==> flow/design.v <==
module Cfu (
    input               cmd_valid,
    output              cmd_ready,
    input      [9:0]    cmd_payload_function_id,
    input      [31:0]   cmd_payload_inputs_0,
    input      [31:0]   cmd_payload_inputs_1,
    output reg          rsp_valid,
    input               rsp_ready,
    output reg [31:0]   rsp_payload_outputs_0,
    input               reset,
    input               clk
);
    wire signed [15:0] prod_0, prod_1, prod_2, prod_3;
    assign prod_0 = ($signed(cmd_payload_inputs_0[7:0])) * $signed(cmd_payload_inputs_1[7:0]);
    assign prod_1 = ($signed(cmd_payload_inputs_0[15:8])) * $signed(cmd_payload_inputs_1[15:8]);
    assign prod_2 = ($signed(cmd_payload_inputs_0[23:16])) * $signed(cmd_payload_inputs_1[23:16]);
    assign prod_3 = ($signed(cmd_payload_inputs_0[31:24])) * $signed(cmd_payload_inputs_1[31:24]);
    wire signed [31:0] sum_prods;
    assign sum_prods = prod_0 + prod_1 + prod_2 + prod_3;
    assign cmd_ready = ~rsp_valid;   
    always @(posedge clk) begin
        if (reset) begin
            rsp_payload_outputs_0 <= 32'b0;
            rsp_valid <= 1'b0;
        end else if (rsp_valid) begin
                rsp_valid <= ~rsp_ready;
            end else if (cmd_valid) begin
                    rsp_valid <= 1'b1;
                    rsp_payload_outputs_0 <= |cmd_payload_function_id[9:3]
                        ? 32'b0
                        : rsp_payload_outputs_0 + sum_prods;
                end
            end
endmodule
Appendix: tool output

======== From RTL to reports: Cfu ========
Module Cfu before and after one edit of its RTL, step after step.
"before" refers to lines of the RTL above, "after" to lines of the edited file.
"difference": "after" minus "before" as printed here. "rel. change": 100 x difference / "before".
Operators: Yosys type, input widths -> output width; for muxes data width and select width s.
Cell names lack the library's common part.
The mark n/a stands for no value.
set-up
  top module .............................. Cfu
  clock port .............................. clk
  cell library ............................ sky130hd
  library corner .......................... tt_025C_1v80

======== Edit of the RTL ========
Unified diff, file above to edited file.
This change comes from a script, not from a designer. The edited design behaves differently; no optimisation was intended.
begin of diff
@@ -14,5 +14,5 @@
     assign prod_0 = ($signed(cmd_payload_inputs_0[7:0])) * $signed(cmd_payload_inputs_1[7:0]);
     assign prod_1 = ($signed(cmd_payload_inputs_0[15:8])) * $signed(cmd_payload_inputs_1[15:8]);
-    assign prod_2 = ($signed(cmd_payload_inputs_0[23:16])) * $signed(cmd_payload_inputs_1[23:16]);
+    assign prod_2 = ($signed(cmd_payload_inputs_0[23:16])) & $signed(cmd_payload_inputs_1[23:16]);
     assign prod_3 = ($signed(cmd_payload_inputs_0[31:24])) * $signed(cmd_payload_inputs_1[31:24]);
     wire signed [31:0] sum_prods;
end of diff

======== Word level ========
Source: Yosys, flattened and elaborated, memories not mapped. Widths are those after wreduce. Registers that Yosys merges into a memory's read port (data or address) are not register bits. Print and check cells do not count. Equal cells are merged and count once.
word-level totals
  item                        before  after  difference  rel. change (%)
  register bits               33      33     0           0.00
  output and inout port bits  34      34     0           0.00
operators by class
  item                   before  after  difference  rel. change (%)
  add/sub/neg operators  4       4      0           0.00
  multipliers            4       3      -1          -25.00
  muxes and demuxes      3       3      0           0.00
  bitwise operators      2       3      +1          +50.00
  reduce/logical cells   2       2      0           0.00
operators by type and width
  cell              before  after  difference  rel. change (%)
  $mul 8x8->16      4       3      -1          -25.00
  $add 17x16->18    1       0      -1          -100.00
  $add 17x8->18     0       1      +1          n/a
  $and 8x8->8       0       1      +1          n/a
  $mux 1            2       2      0           0.00
  $not 1->1         2       2      0           0.00
  $add 16x16->17    1       1      0           0.00
  $add 18x16->19    1       1      0           0.00
  $add 32x32->32    1       1      0           0.00
  $mux 32           1       1      0           0.00
  $reduce_and 2->1  1       1      0           0.00
  $reduce_or 7->1   1       1      0           0.00

======== Longest topological paths ========
Depth = most cells in a row (Yosys ltp): at word level without a register or memory, in the mapped netlist without a sequential cell, where the memories' decode and read muxes count.
logic depth
  item                          before  after  difference  rel. change (%)
  depth after elaboration       6       6      0           0.00
  ABC_AREA                      0       0      n/a         n/a
  depth in mapped cells         37      34     -3          -8.11
  mapped depth without buffers  37      34     -3          -8.11

======== Synthesis result ========
Source: synth_stat.txt of the flow (Yosys; design flattened, memories mapped). It holds for the ABC_AREA given above (unset counts as 0); a run with the other value may have another netlist.
synthesis totals
  item                            before   after    difference  rel. change (%)
  standard cells after synthesis  1481     1247     -234        -15.80
  synthesis area (µm²)            13795.7  11517.3  -2278.4     -16.52
  sequential area (µm²)           660.6    660.6    0.0         0.00
  mapped flip-flops               33       33       0           0.00
cells by type
  type      before  after  difference  rel. change (%)
  fa_1      327     253    -74         -22.63
  inv_1     389     322    -67         -17.22
  and2_1    139     102    -37         -26.62
  nand2_1   132     98     -34         -25.76
  nor2_1    44      60     +16         +36.36
  ha_1      133     120    -13         -9.77
  o21ai_0   21      12     -9          -42.86
  a22oi_1   15      23     +8          +53.33
  a21oi_1   42      35     -7          -16.67
  xnor2_1   25      31     +6          +24.00
  a21o_1    20      14     -6          -30.00
  nor2b_1   14      8      -6          -42.86
  and3_1    8       3      -5          -62.50
  a22o_1    0       5      +5          n/a
  nand2b_1  17      13     -4          -23.53
  o31ai_1   5       1      -4          -80.00
  o21ai_1   2       6      +4          +200.00
  clkbuf_1  9       12     +3          +33.33
Not every row of either side is listed.

======== Path before layout ========
Path of least setup slack by OpenSTA after synthesis, without wires, with an ideal clock, recovery checks aside; 20% of the period is set as input and as output delay. Where synthesis merged equal registers, the netlist keeps one of their names.
path post-synthesis
  item                                 before                         after                          difference  rel. change (%)
  path type                            input -> register              input -> register              n/a         n/a
  start                                in cmd_payload_inputs_1[8]     in cmd_payload_inputs_0[31]    n/a         n/a
  end                                  reg rsp_payload_outputs_0[31]  reg rsp_payload_outputs_0[31]  n/a         n/a
  period (ns)                          12.0                           12.0                           0.0         0.00
  library setup time (ns)              0.120                          0.127                          +0.007      n/a
  arrival time (ns)                    10.616                         10.311                         -0.305      -2.87
  path slack (ns)                      1.264                          1.562                          +0.298      n/a
  path delay (ns)                      8.336                          8.038                          -0.298      -3.57
  stages                               30                             31                             +1          +3.33
  path buffers                         0                              1                              +1          n/a
  period reached after synthesis (ns)  10.736                         10.438                         -0.298      -2.78
"path delay" = arrival - input delay + setup time.
"stages": output pins that drive a net of the path, with the launching flip-flop's if there is one; two outputs of one cell count as two.
"period reached after synthesis" is the clock period less the worst setup slack; recovery checks do not enter. This is arithmetic on one report: input and output delays are still those of the set period (20% each).
Between the ends stands the longest chain of elaborated cells between them, by number of cells; it is not shown to be the way that was timed. Of several equally long chains one is given.
Each line given opens the expression or statement behind the cell; cells for indexed reads and writes are added by Yosys, which also makes memories of some case tables.
on the way, post-synthesis, before
  cell sequence ........................... and2_1 -> inv_1 -> fa_1 -> fa_1 -> inv_1 -> fa_1 -> fa_1 -> fa_1 -> fa_1 -> fa_1 -> inv_1 -> fa_1 -> inv_1 -> ha_1 -> nor3_1 -> or3_1 -> o211ai_2 -> a311o_1 -> a21oi_2 -> xnor2_1 -> ha_1 -> a21o_1 -> a211o_1 -> o22ai_1 -> inv_1 -> nand3_1 -> a21oi_1 -> or3_1 -> and3_1 -> a211o_1
  cells in the longest elaborated chain ... 6
ends and longest elaborated chain, post-synthesis, before
  item             RTL line  RTL
  start, declared  6         input      [31:0]   cmd_payload_inputs_1,
  $mul 8x8->16     15        assign prod_1 = ($signed(cmd_payload_inputs_0[15:8])) * $signed(cmd_payload_inputs_1[15:8]);
  $add 16x16->17   19        assign sum_prods = prod_0 + prod_1 + prod_2 + prod_3;
  $add 17x16->18   19
  $add 18x16->19   19
  $add 32x32->32   31        : rsp_payload_outputs_0 + sum_prods;
  $mux 32          29        rsp_payload_outputs_0 <= |cmd_payload_function_id[9:3]
  end, assigned    23        rsp_payload_outputs_0 <= 32'b0;
  end, assigned    29
  end, declared    9         output reg [31:0]   rsp_payload_outputs_0,
on the way, post-synthesis, after
  cell sequence ........................... clkbuf_1 -> nand2_1 -> fa_1 -> inv_1 -> fa_1 -> inv_1 -> fa_1 -> fa_1 -> inv_1 -> fa_1 -> fa_1 -> inv_1 -> fa_1 -> inv_1 -> ha_1 -> and2_4 -> a221o_1 -> a21o_1 -> o2111a_1 -> o31a_1 -> and4_4 -> ha_1 -> a21oi_1 -> o21ai_1 -> nor2_1 -> a211oi_1 -> o2111ai_1 -> a311o_4 -> xor2_1 -> and3_1 -> or3b_1
  cells in the longest elaborated chain ... 4
ends and longest elaborated chain, post-synthesis, after
  item             RTL line  RTL
  start, declared  5         input      [31:0]   cmd_payload_inputs_0,
  $mul 8x8->16     17        assign prod_3 = ($signed(cmd_payload_inputs_0[31:24])) * $signed(cmd_payload_inputs_1[31:24]);
  $add 18x16->19   19        assign sum_prods = prod_0 + prod_1 + prod_2 + prod_3;
  $add 32x32->32   31        : rsp_payload_outputs_0 + sum_prods;
  $mux 32          29        rsp_payload_outputs_0 <= |cmd_payload_function_id[9:3]
  end, assigned    23        rsp_payload_outputs_0 <= 32'b0;
  end, assigned    29
  end, declared    9         output reg [31:0]   rsp_payload_outputs_0,

======== Timing after layout ========
From the final timing report of the runs of set A: the path of least setup slack in the routed layout; clock arrival at registers is part of the times.
path post-layout
  item                     before                         after                          difference  rel. change (%)
  path type                input -> register              input -> register              n/a         n/a
  start                    in cmd_payload_inputs_1[24]    in cmd_payload_inputs_0[7]     n/a         n/a
  end                      reg rsp_payload_outputs_0[30]  reg rsp_payload_outputs_0[31]  n/a         n/a
  period (ns)              12.0                           12.0                           0.0         0.00
  library setup time (ns)  0.09                           0.12                           +0.03       n/a
  arrival time (ns)        11.59                          11.53                          -0.06       -0.52
  path slack (ns)          0.60                           0.62                           +0.02       n/a
  stages                   30                             31                             +1          +3.33
  path buffers             1                              1                              0           0.00
Between the ends stands the longest chain of elaborated cells between them, by number of cells; it is not shown to be the way that was timed. Of several equally long chains one is given.
on the way, post-layout, before
  cell sequence ........................... clkdlybuf4s50_1 -> nand2_1 -> fa_1 -> fa_1 -> fa_1 -> fa_1 -> inv_1 -> fa_1 -> fa_1 -> fa_1 -> fa_1 -> ha_1 -> nor2b_1 -> o21ai_0 -> a21boi_0 -> o21ai_1 -> a21oi_2 -> o2111ai_1 -> a31oi_2 -> xor2_1 -> ha_1 -> and3_1 -> and3_1 -> nand2_1 -> o211a_1 -> a211o_1 -> a21oi_1 -> o211ai_1 -> and3b_1 -> o31ai_1
  cells in the longest elaborated chain ... 4
ends and longest elaborated chain, post-layout, before
  item             RTL line  RTL
  start, declared  6         input      [31:0]   cmd_payload_inputs_1,
  $mul 8x8->16     17        assign prod_3 = ($signed(cmd_payload_inputs_0[31:24])) * $signed(cmd_payload_inputs_1[31:24]);
  $add 18x16->19   19        assign sum_prods = prod_0 + prod_1 + prod_2 + prod_3;
  $add 32x32->32   31        : rsp_payload_outputs_0 + sum_prods;
  $mux 32          29        rsp_payload_outputs_0 <= |cmd_payload_function_id[9:3]
  end, assigned    23        rsp_payload_outputs_0 <= 32'b0;
  end, assigned    29
  end, declared    9         output reg [31:0]   rsp_payload_outputs_0,
on the way, post-layout, after
  cell sequence ........................... clkdlybuf4s50_1 -> nand2_1 -> inv_1 -> fa_1 -> fa_1 -> inv_1 -> fa_1 -> fa_1 -> inv_1 -> fa_1 -> fa_1 -> inv_1 -> fa_1 -> inv_1 -> ha_1 -> and2_4 -> a221o_1 -> a21o_1 -> o2111a_1 -> o31a_1 -> and4_4 -> ha_1 -> a21oi_1 -> o21ai_1 -> nor2_1 -> a211oi_1 -> o2111ai_1 -> a311o_4 -> xor2_1 -> and3_1 -> or3b_1
  cells in the longest elaborated chain ... 6
ends and longest elaborated chain, post-layout, after
  item             RTL line  RTL
  start, declared  5         input      [31:0]   cmd_payload_inputs_0,
  $mul 8x8->16     14        assign prod_0 = ($signed(cmd_payload_inputs_0[7:0])) * $signed(cmd_payload_inputs_1[7:0]);
  $add 16x16->17   19        assign sum_prods = prod_0 + prod_1 + prod_2 + prod_3;
  $add 17x8->18    19
  $add 18x16->19   19
  $add 32x32->32   31        : rsp_payload_outputs_0 + sum_prods;
  $mux 32          29        rsp_payload_outputs_0 <= |cmd_payload_function_id[9:3]
  end, assigned    23        rsp_payload_outputs_0 <= 32'b0;
  end, assigned    29
  end, declared    9         output reg [31:0]   rsp_payload_outputs_0,

======== Measured runs ========
Both versions went through the flow (Yosys, OpenROAD) with the same settings in each pair. Constraints: input delay and output delay 20% of the set period each, output load 0.01 pF.
flow settings, set A
  period_ns ............................... 12.0
  CAP_MARGIN .............................. 20
  CORE_MARGIN ............................. 2
  CORE_UTILIZATION ........................ 40
  SLEW_MARGIN ............................. 20
measured results, set A
  item                                       before   after    difference  rel. change (%)
  area of the synthesized netlist (µm²)      13795.7  11517.3  -2278.4     -16.52
  area of the die (µm²)                      35991.8  30166.5  -5825.3     -16.19
  standard-cell area after layout (µm²)      15640.0  13257.7  -2382.3     -15.23
  post-route utilization                     0.456    0.464    +0.008      n/a
  setup slack of the worst path (ns)         0.599    0.622    +0.023      n/a
  setup total negative slack (ns)            0.000    0.000    0.000       n/a
  worst hold slack in the final report (ns)  0.479    0.483    +0.004      n/a
  period achieved (ns)                       11.401   11.378   -0.023      -0.20
flow settings, set B
  CORE_MARGIN ............................. 5
  CORE_UTILIZATION ........................ 17
  CTS_CLUSTER_DIAMETER .................... 222
  GPL_ROUTABILITY_DRIVEN .................. 0
  MAX_ROUTING_LAYER ....................... met5
  MIN_ROUTING_LAYER ....................... met1
  PLACE_DENSITY_LB_ADDON .................. 0.15
  SLEW_MARGIN ............................. 40
  period_ns ............................... 19.3
  CAP_MARGIN .............................. 20
measured results, set B
  item                                       before   after    difference  rel. change (%)
  area of the synthesized netlist (µm²)      13795.7  11517.3  -2278.4     -16.52
  area of the die (µm²)                      86948.3  73054.0  -13894.3    -15.98
  standard-cell area after layout (µm²)      16344.4  13818.3  -2526.1     -15.46
  post-route utilization                     0.203    0.206    +0.003      n/a
  setup slack of the worst path (ns)         6.078    6.195    +0.117      n/a
  setup total negative slack (ns)            0.000    0.000    0.000       n/a
  worst hold slack in the final report (ns)  0.473    0.510    +0.037      n/a
  period achieved (ns)                       13.222   13.105   -0.117      -0.88
"period achieved" is the run's clock period less its worst setup slack. It is reckoned from that one timing run; input and output delays stay at 20% of the period that was set.
